==> flow/design.v <==
module adder(
    input [2:0] data,
    output cout,
    output s
);
assign s = data[2] ^ data[1] ^ data[0];
assign cout = data[2] & data[1] | (data[0] & (data[2] ^ data[1]));
endmodule
module BoothBase
(
    input neg,  
    input pos,  
    input neg2, 
    input pos2, 
    input [1:0] x,  
    output p
);
assign p = (neg&~x[1]) | (neg2&~x[0]) | (pos&x[1]) | (pos2&x[0]);
endmodule
module BoothSelectSignal
(
    input [2:0] y,  
    output neg,  
    output pos,  
    output neg2, 
    output pos2  
);
assign neg = (y[2]&~y[1]&y[0]) | (y[2]&y[1]&~y[0]);
assign pos = (~y[2]&~y[1]&y[0]) | (~y[2]&y[1]&~y[0]);
assign neg2 = y[2]&~y[1]&~y[0];
assign pos2 = ~y[2]&y[1]&y[0];
endmodule
module BoothInterBase
(
    input [2:0] y,  
    input [63:0] x,
    output [63:0] p,
    output c  
);
wire neg,pos,neg2,pos2;
BoothSelectSignal u_BoothSelectSignal(
    .y(y),
    .neg(neg),
    .pos(pos),
    .neg2(neg2),
    .pos2(pos2)
);
BoothBase u_BoothBase(
    .neg(neg),
    .pos(pos),
    .neg2(neg2),
    .pos2(pos2),
    .x({x[0],1'b0}),
    .p(p[0])
);
generate
    genvar i;
    for(i=1;i<64;i=i+1) begin
        BoothBase us_BoothBase(
            .neg(neg),
            .pos(pos),
            .neg2(neg2),
            .pos2(pos2),
            .x(x[i:i-1]),
            .p(p[i])
        );
    end
endgenerate
assign c = neg || neg2;
endmodule
module wallace17
(
    input [16:0] in_data,
    input [13:0] cin,
    output [13:0] cout,
    output c,s
);
wire [4:0] first_s;
adder first1 (.data(in_data[04:02]), .cout(cout[0]), .s(first_s[0]));
adder first2 (.data(in_data[07:05]), .cout(cout[1]), .s(first_s[1]));
adder first3 (.data(in_data[10:08]), .cout(cout[2]), .s(first_s[2]));
adder first4 (.data(in_data[13:11]), .cout(cout[3]), .s(first_s[3]));
adder first5 (.data(in_data[16:14]), .cout(cout[4]), .s(first_s[4]));
wire [3:0] second_s;
adder second1 (.data(cin[2:0]                   ), .cout(cout[5]), .s(second_s[0]));
adder second2 (.data({in_data[0],cin[4:3]}      ), .cout(cout[6]), .s(second_s[1]));
adder second3 (.data({first_s[1:0],in_data[1]}  ), .cout(cout[7]), .s(second_s[2]));
adder second4 (.data(first_s[4:2]               ), .cout(cout[8]), .s(second_s[3]));
wire [1:0] third_s;
adder third1 (.data({second_s[0],cin[6:5]} ), .cout(cout[09]), .s(third_s[0]));
adder third2 (.data(second_s[3:1]          ), .cout(cout[10]), .s(third_s[1]));
wire [1:0] fourth_s;
adder fourth1 (.data(cin[9:7]               ), .cout(cout[11]), .s(fourth_s[0]));
adder fourth2 (.data({third_s[1:0],cin[10]} ), .cout(cout[12]), .s(fourth_s[1]));
wire fifth_s;
adder fifth1 (.data({fourth_s[1:0],cin[11]}), .cout(cout[13]), .s(fifth_s));
adder sixth1 (.data({fifth_s,cin[13:12]}), .cout(c), .s(s));
endmodule
module mul
(
    input rst,
    input clk,
    input sign,
    input [31:0] x,
    input [31:0] y,
    output [63:0] result
);
wire [63:0] ex_x;
wire [33:0] ex_y;
assign ex_x = sign ? {{32{x[31]}},x} : {32'b0,x};
assign ex_y = sign ? {{2{y[31]}},y} : {2'b0,y};
wire [16:0] carry;
wire [63:0] part_res [16:0];
BoothInterBase ufirst_BoothInterBase(
        .y({ex_y[1:0],1'b0}), 
        .x(ex_x), 
        .p(part_res[0]), 
        .c(carry[0])
    );
generate
    genvar i;
    for(i=2;i<=32;i=i+2) begin
        BoothInterBase ui_BoothInterBase(
            .y(ex_y[i+1:i-1]),
            .x(ex_x<<i),
            .p(part_res[i>>1]),
            .c(carry[i>>1])
        );
    end
endgenerate
reg [16:0] carry_stage;
reg [16:0] part_res_stage [63:0];
integer m,n;
always @(posedge clk or posedge rst) begin
    if(rst) begin
        carry_stage <= 17'b0;
        for(m=0;m<64;m=m+1) begin
            part_res_stage [m] <= 17'b0;
        end
    end
    else begin
        carry_stage <= carry;
        for(m=0;m<64;m=m+1) begin
            for(n=0;n<17;n=n+1) begin
                part_res_stage[m][n] <= part_res[n][m];
            end
        end
    end
end
wire [13:0] wallace_carry [64:0];
wire [63:0] c_res,s_res;
wallace17 ufirst_wallace17(
        .in_data(part_res_stage[0]), 
        .cin(carry_stage[13:0]), 
        .cout(wallace_carry[1]),
        .c(c_res[0]),
        .s(s_res[0])
    );
generate
    genvar k;
    for(k=1;k<64;k=k+1) begin
        wallace17 ufirst_wallace17(
            .in_data(part_res_stage[k]), 
            .cin(wallace_carry[k]), 
            .cout(wallace_carry[k+1]),
            .c(c_res[k]),
            .s(s_res[k])
        );
    end
endgenerate
assign result = s_res + {c_res[62:0],carry_stage[14]} + carry_stage[15];
endmodule
From RTL to reports: mul
Tool output for the design above, in the order of the flow.
Line numbers count from 1 in the design file above.
Operators: Yosys type, input widths -> output width; for muxes data width and select width s.
Library cell names are shortened.
A cell with n/a has no value.
- design top: mul
- clock port: clk
- standard-cell library: sky130hd
- corner: tt_025C_1v80

Elaborated design
Yosys after proc, flatten, opt, wreduce and memory -nomap, before mapping. Enables and synchronous resets that opt folds into registers are not counted as muxes. Print and check cells are not counted. Equal cells are merged and count once.
- register bits at 1104
- noted bits of input ports: 67
- output and inout bits: 64
- cells after elaboration: 10684
- $add $sub $neg at 2
- mux-type cells: 2
- bitwise operators: 10599
- reduce/logical cells at 16
- operators with widths (kind ; count):
    $and 1x1->1 ; 5220
    $or 1x1->1 ; 3361
    $xor 1x1->1 ; 1920
    $not 1->1 ; 98
    $add 64x1->64 ; 1
    $add 64x64->64 ; 1
    $mux 64 ; 1
    $mux 34 ; 1
    $logic_or 1x1->1 ; 16

Longest topological paths
Longest topological path by Yosys (ltp), each cell counted once; first at word level (registers and memories cut), then after technology mapping (sequential cells cut; the memories' decode and read muxes count).
- depth in word-level cells at 19
- ABC_AREA: 0
- depth in mapped cells at 24
- mapped depth without buffers at 24

Netlist
Yosys stat after the flow's synthesis: flattened, memories mapped to cells. It holds for the ABC_AREA given above (unset counts as 0); a run with the other value may have another netlist.
The area totals of this step are shown rounded.
- noted cells in the netlist: 5165
- noted chip area (Yosys): 0.0521 mm²
- sequential part of the area: 0.0148 mm²
- flip-flops: 593
- noted buffers: 421
- cells by type (type ; count ; total area (µm²)):
    fa_1 ; 782 ; 1.57E+04
    dfrtp_1 ; 593 ; 1.48E+04
    xor2_1 ; 537 ; 4.7E+03
    inv_1 ; 1090 ; 4.09E+03
    a22oi_1 ; 419 ; 3.15E+03
    o21ai_0 ; 505 ; 2.53E+03
    clkbuf_1 ; 314 ; 1178.63
    ha_1 ; 62 ; 775.744
    a21oi_1 ; 118 ; 590.566
    xnor2_1 ; 53 ; 464.195
    a221o_1 ; 46 ; 460.442
    nand2_1 ; 109 ; 409.142
    nor2_1 ; 108 ; 405.389
    buf_1 ; 92 ; 345.331
    and2_1 ; 50 ; 312.8
    a21o_1 ; 27 ; 202.694
    nor2b_1 ; 23 ; 143.888
    o31ai_1 ; 17 ; 127.622
Other cell types: 57; their cells: 220.
By module: a second synthesis without flattening, with its own total; a netlist apart from the flattened one above.
- cells (unflattened synthesis) at 6020
- noted area (unflattened synthesis): 0.0773 mm²
Rows give one instance, submodules left out.
- modules (module ; instances ; cells ; area (mm²) ; seq. area (mm²)):
    mul ; 1 ; 1660 ; 0.0314 ; 0.0276
    BoothBase ; 1088 ; 3 ; 0.0000238 ; 0
    adder ; 960 ; 1 ; 0.00002 ; 0
    BoothSelectSignal ; 17 ; 6 ; 0.0000375 ; 0
    BoothInterBase ; 17 ; 2 ; 0.00001 ; 0
    wallace17 ; 64 ; 0 ; 0 ; 0

Worst setup path after synthesis
OpenSTA on the mapped netlist: ideal clock, no wires. The path of least setup slack (recovery checks aside). Input and output delay are each 20% of the period. Register names are those of the netlist, which keeps one name where synthesis merged equal registers.
- path type: reg-to-output
- from: register part_res_stage[27][14]
- to: output result[57]
- clock period: 10.0 ns
- noted external output delay: 2.000 ns
- time at the first pin at 0.000 ns
- data arrival time: 7.020 ns
- required time at 8.000 ns
- setup slack at 0.980 ns
- noted delay of the path: 7.020 ns
- noted driving pins on the path: 22
- path buffers: 0
- synthesis period reached: 9.02 ns
"delay of the path" = arrival - input delay + setup time.
At an output port there is no setup time.
"driving pins on the path": output pins that drive a net of the path, with the launching flip-flop's if there is one; two outputs of one cell count as two.
"synthesis period reached" is the clock period less the worst setup slack; recovery checks do not enter. This is arithmetic on one report: input and output delays are still those of the set period (20% each).
The rows between start and end are the longest chain of elaborated cells between them; the timing report does not say that the signal goes this way. Where chains are equally long, one stands for them.
A line is the first line of the expression or statement that the cell stems from. Yosys adds cells for indexed reads and writes and turns some case tables into memories.
- cell sequence: dfrtp_1 -> fa_1 -> fa_1 -> inv_1 -> fa_1 -> inv_1 -> fa_1 -> fa_1 -> inv_1 -> fa_1 -> inv_1 -> ha_1 -> a21oi_1 -> o21ai_1 -> or2_1 -> o211ai_2 -> a31o_2 -> o41ai_2 -> or4b_4 -> a31oi_4 -> o21ai_2 -> xnor2_1
- noted length of the longest elaborated chain: 18
- noted elaborated cells on any way between the ends: 106
- those cells by class: add/sub: 2; logic: 104
- ends and longest elaborated chain, after synthesis (item ; RTL line ; text):
    from (decl) ; 132 ; reg [16:0] part_res_stage [63:0];
    from (assign) ; 138 ; part_res_stage [m] <= 17'b0;
    from (assign) ; 145 ; part_res_stage[m][n] <= part_res[n][m];
    $and 1x1->1 ; 7 ; assign cout = data[2] & data[1] | (data[0] & (data[2] ^ data[1]));
    $or 1x1->1 ; 7 ;
    $xor 1x1->1 ; 7 ;
    $and 1x1->1 ; 7 ;
    $or 1x1->1 ; 7 ;
    $xor 1x1->1 ; 7 ;
    $and 1x1->1 ; 7 ;
    [4 not listed] ; n/a ;
    $and 1x1->1 ; 7 ;
    $or 1x1->1 ; 7 ;
    $xor 1x1->1 ; 7 ;
    $and 1x1->1 ; 7 ;
    $or 1x1->1 ; 7 ;
    $add 64x64->64 ; 171 ; assign result = s_res + {c_res[62:0],carry_stage[14]} + carry_stage[15];
    $add 64x1->64 ; 171 ;
    to (decl) ; 106 ; output [63:0] result

Timing after layout
From the final timing report of record 1: the path of least setup slack in the routed layout; clock arrival at registers is part of the times.
- path type: reg-to-output
- from: register part_res_stage[0][16]
- to: output result[57]
- clock period: 10.0 ns
- noted external output delay: 2.00 ns
- time at the first pin at 0.64 ns
- data arrival time: 7.78 ns
- required time at 8.00 ns
- setup slack at 0.22 ns
- noted driving pins on the path: 26
- path buffers: 4
The rows between start and end are the longest chain of elaborated cells between them; the timing report does not say that the signal goes this way. Where chains are equally long, one stands for them.
- cell sequence: dfrtp_1 -> clkinvlp_4 -> fa_1 -> fa_1 -> inv_1 -> fa_1 -> fa_1 -> fa_1 -> inv_1 -> fa_1 -> inv_1 -> ha_1 -> a21o_1 -> a21o_1 -> a21oi_4 -> o221ai_4 -> a21oi_2 -> o41ai_4 -> buf_4 -> or4b_4 -> a31oi_4 -> buf_4 -> buf_4 -> o21ai_2 -> xnor2_1 -> clkbuf_2
- noted length of the longest elaborated chain: 19
- noted elaborated cells on any way between the ends: 108
- those cells by class: add/sub: 2; logic: 106
- ends and longest elaborated chain, after layout (item ; RTL line ; text):
    from (decl) ; 132 ; reg [16:0] part_res_stage [63:0];
    from (assign) ; 138 ; part_res_stage [m] <= 17'b0;
    from (assign) ; 145 ; part_res_stage[m][n] <= part_res[n][m];
    $xor 1x1->1 ; 7 ; assign cout = data[2] & data[1] | (data[0] & (data[2] ^ data[1]));
    $and 1x1->1 ; 7 ;
    $or 1x1->1 ; 7 ;
    $xor 1x1->1 ; 7 ;
    $and 1x1->1 ; 7 ;
    $or 1x1->1 ; 7 ;
    $xor 1x1->1 ; 7 ;
    [5 not listed] ; n/a ;
    $and 1x1->1 ; 7 ;
    $or 1x1->1 ; 7 ;
    $xor 1x1->1 ; 7 ;
    $and 1x1->1 ; 7 ;
    $or 1x1->1 ; 7 ;
    $add 64x64->64 ; 171 ; assign result = s_res + {c_res[62:0],carry_stage[14]} + carry_stage[15];
    $add 64x1->64 ; 171 ;
    to (decl) ; 106 ; output [63:0] result

Ticket comment

Measured results for mul: 4 stored runs of the Yosys and OpenROAD flow on sky130hd. The settings differ; the order carries no meaning. The constraints put input and output delay at 20% of the set period each and load the outputs with 0.01 pF.
"clock period achieved" = clock period - worst setup slack. The figure is calculated, with input and output delays left at 20% of the set period.
"worst path time" is the time allowed to the run's worst setup path (the clock period less input and output delay, where it has them) less its slack. Clock arrival times count: a late capture clock shortens it, a late launch clock lengthens it.
The measured numbers are rounded.

Record 1

==> flow/run.sh <==
#!/bin/bash
# the make line also repeats the synthesis and layout settings of config.mk as NAME=value (left out here)
make -C /OpenROAD-flow-scripts/flow DESIGN_CONFIG=/design/flow/config.mk WORK_HOME=/design/flow/orfs CLKGATE_MAP_FILE= finish
==> flow/config.mk <==
export PLATFORM = sky130hd
export DESIGN_NAME = mul
export DESIGN_NICKNAME = mul
export VERILOG_FILES = /design/flow/design.v
export SDC_FILE = /design/flow/constraint.sdc
export NUM_CORES = 4
export LEC_CHECK = 0
export CAP_MARGIN = 20
export CORE_MARGIN = 2
export CORE_UTILIZATION = 40
export SLEW_MARGIN = 20
==> flow/constraint.sdc <==
create_clock -name core_clock -period 10.0 [get_ports {clk}]
set_input_delay 2.0000 -clock core_clock [delete_from_list [all_inputs] [get_ports {clk}]]
set_output_delay 2.0000 -clock core_clock [all_outputs]
set_load 0.01 [all_outputs]

Measured in record 1:
- noted the mapped cell area after synthesis: 0.0521 mm²
- final utilization: 0.446
- noted the worst path time: 7.78 ns
- class of the worst setup path: reg-to-output
- noted the full die area: 0.133 mm²
- worst setup slack after layout: 0.222 ns
- std-cell area (final layout) at 0.0577 mm²
- summed negative setup slack: 0.000 ns
- clock period achieved at 9.778 ns

Record 2

==> flow/run.sh <==
#!/bin/bash
# the make line also repeats the synthesis and layout settings of config.mk as NAME=value (left out here)
make -C /OpenROAD-flow-scripts/flow DESIGN_CONFIG=/design/flow/config.mk WORK_HOME=/design/flow/orfs CLKGATE_MAP_FILE= finish
==> flow/config.mk <==
export PLATFORM = sky130hd
export DESIGN_NAME = mul
export DESIGN_NICKNAME = mul
export VERILOG_FILES = /design/flow/design.v
export SDC_FILE = /design/flow/constraint.sdc
export NUM_CORES = 4
export LEC_CHECK = 0
export CAP_MARGIN = 20
export CELL_PAD_IN_SITES_DETAIL_PLACEMENT = 1
export CORE_ASPECT_RATIO = 1.78
export CORE_MARGIN = 6
export CORE_UTILIZATION = 40
export GPL_ROUTABILITY_DRIVEN = 0
export GPL_TIMING_DRIVEN = 0
export HOLD_SLACK_MARGIN = -0.07
export MAX_ROUTING_LAYER = met4
export MIN_ROUTING_LAYER = met2
export SLEW_MARGIN = 20
==> flow/constraint.sdc <==
create_clock -name core_clock -period 10.0 [get_ports {clk}]
set_input_delay 2.0000 -clock core_clock [delete_from_list [all_inputs] [get_ports {clk}]]
set_output_delay 2.0000 -clock core_clock [all_outputs]
set_load 0.01 [all_outputs]

Record 2: no results, routing failed with GRT-0116.

Record 3

==> flow/run.sh <==
#!/bin/bash
# the make line also repeats the synthesis and layout settings of config.mk as NAME=value (left out here)
make -C /OpenROAD-flow-scripts/flow DESIGN_CONFIG=/design/flow/config.mk WORK_HOME=/design/flow/orfs CLKGATE_MAP_FILE= finish
==> flow/config.mk <==
export PLATFORM = sky130hd
export DESIGN_NAME = mul
export DESIGN_NICKNAME = mul
export VERILOG_FILES = /design/flow/design.v
export SDC_FILE = /design/flow/constraint.sdc
export NUM_CORES = 4
export LEC_CHECK = 0
export CAP_MARGIN = 20
export CELL_PAD_IN_SITES_DETAIL_PLACEMENT = 0
export CELL_PAD_IN_SITES_GLOBAL_PLACEMENT = 0
export CORE_MARGIN = 5
export CORE_UTILIZATION = 32
export GPL_TIMING_DRIVEN = 0
export MAX_ROUTING_LAYER = met5
export MIN_ROUTING_LAYER = met1
export PLACE_DENSITY_LB_ADDON = 0.08
export SLEW_MARGIN = 35
export TNS_END_PERCENT = 15
==> flow/constraint.sdc <==
create_clock -name core_clock -period 6.14 [get_ports {clk}]
set_input_delay 1.2280 -clock core_clock [delete_from_list [all_inputs] [get_ports {clk}]]
set_output_delay 1.2280 -clock core_clock [all_outputs]
set_load 0.01 [all_outputs]

Measured in record 3:
- noted the mapped cell area after synthesis: 0.0521 mm²
- final utilization: 0.377
- noted the worst path time: 8.30 ns
- class of the worst setup path: reg-to-output
- noted the full die area: 0.171 mm²
- worst setup slack after layout: -3.39 ns
- std-cell area (final layout) at 0.0612 mm²
- summed negative setup slack: -159 ns
- clock period achieved at 9.530 ns

Record 4

==> flow/run.sh <==
#!/bin/bash
# the make line also repeats the synthesis and layout settings of config.mk as NAME=value (left out here)
make -C /OpenROAD-flow-scripts/flow DESIGN_CONFIG=/design/flow/config.mk WORK_HOME=/design/flow/orfs CLKGATE_MAP_FILE= finish
==> flow/config.mk <==
export PLATFORM = sky130hd
export DESIGN_NAME = mul
export DESIGN_NICKNAME = mul
export VERILOG_FILES = /design/flow/design.v
export SDC_FILE = /design/flow/constraint.sdc
export NUM_CORES = 4
export LEC_CHECK = 0
export ABC_AREA = 0
export CAP_MARGIN = 20
export CELL_PAD_IN_SITES_GLOBAL_PLACEMENT = 1
export CORE_ASPECT_RATIO = 1.27
export CORE_MARGIN = 7
export CORE_UTILIZATION = 61
export CTS_CLUSTER_SIZE = 77
export MAX_ROUTING_LAYER = met4
export PLACE_DENSITY = 0.83
export SLEW_MARGIN = 20
==> flow/constraint.sdc <==
create_clock -name core_clock -period 13.9 [get_ports {clk}]
set_input_delay 2.7800 -clock core_clock [delete_from_list [all_inputs] [get_ports {clk}]]
set_output_delay 2.7800 -clock core_clock [all_outputs]
set_load 0.01 [all_outputs]

Measured in record 4:
- noted the mapped cell area after synthesis: 0.0521 mm²
- final utilization: 0.66
- noted the worst path time: 9.45 ns
- class of the worst setup path: reg-to-output
- noted the full die area: 0.0938 mm²
- worst setup slack after layout: 1.67 ns
- std-cell area (final layout) at 0.0557 mm²
- summed negative setup slack: 0.000 ns
- clock period achieved at 12.235 ns
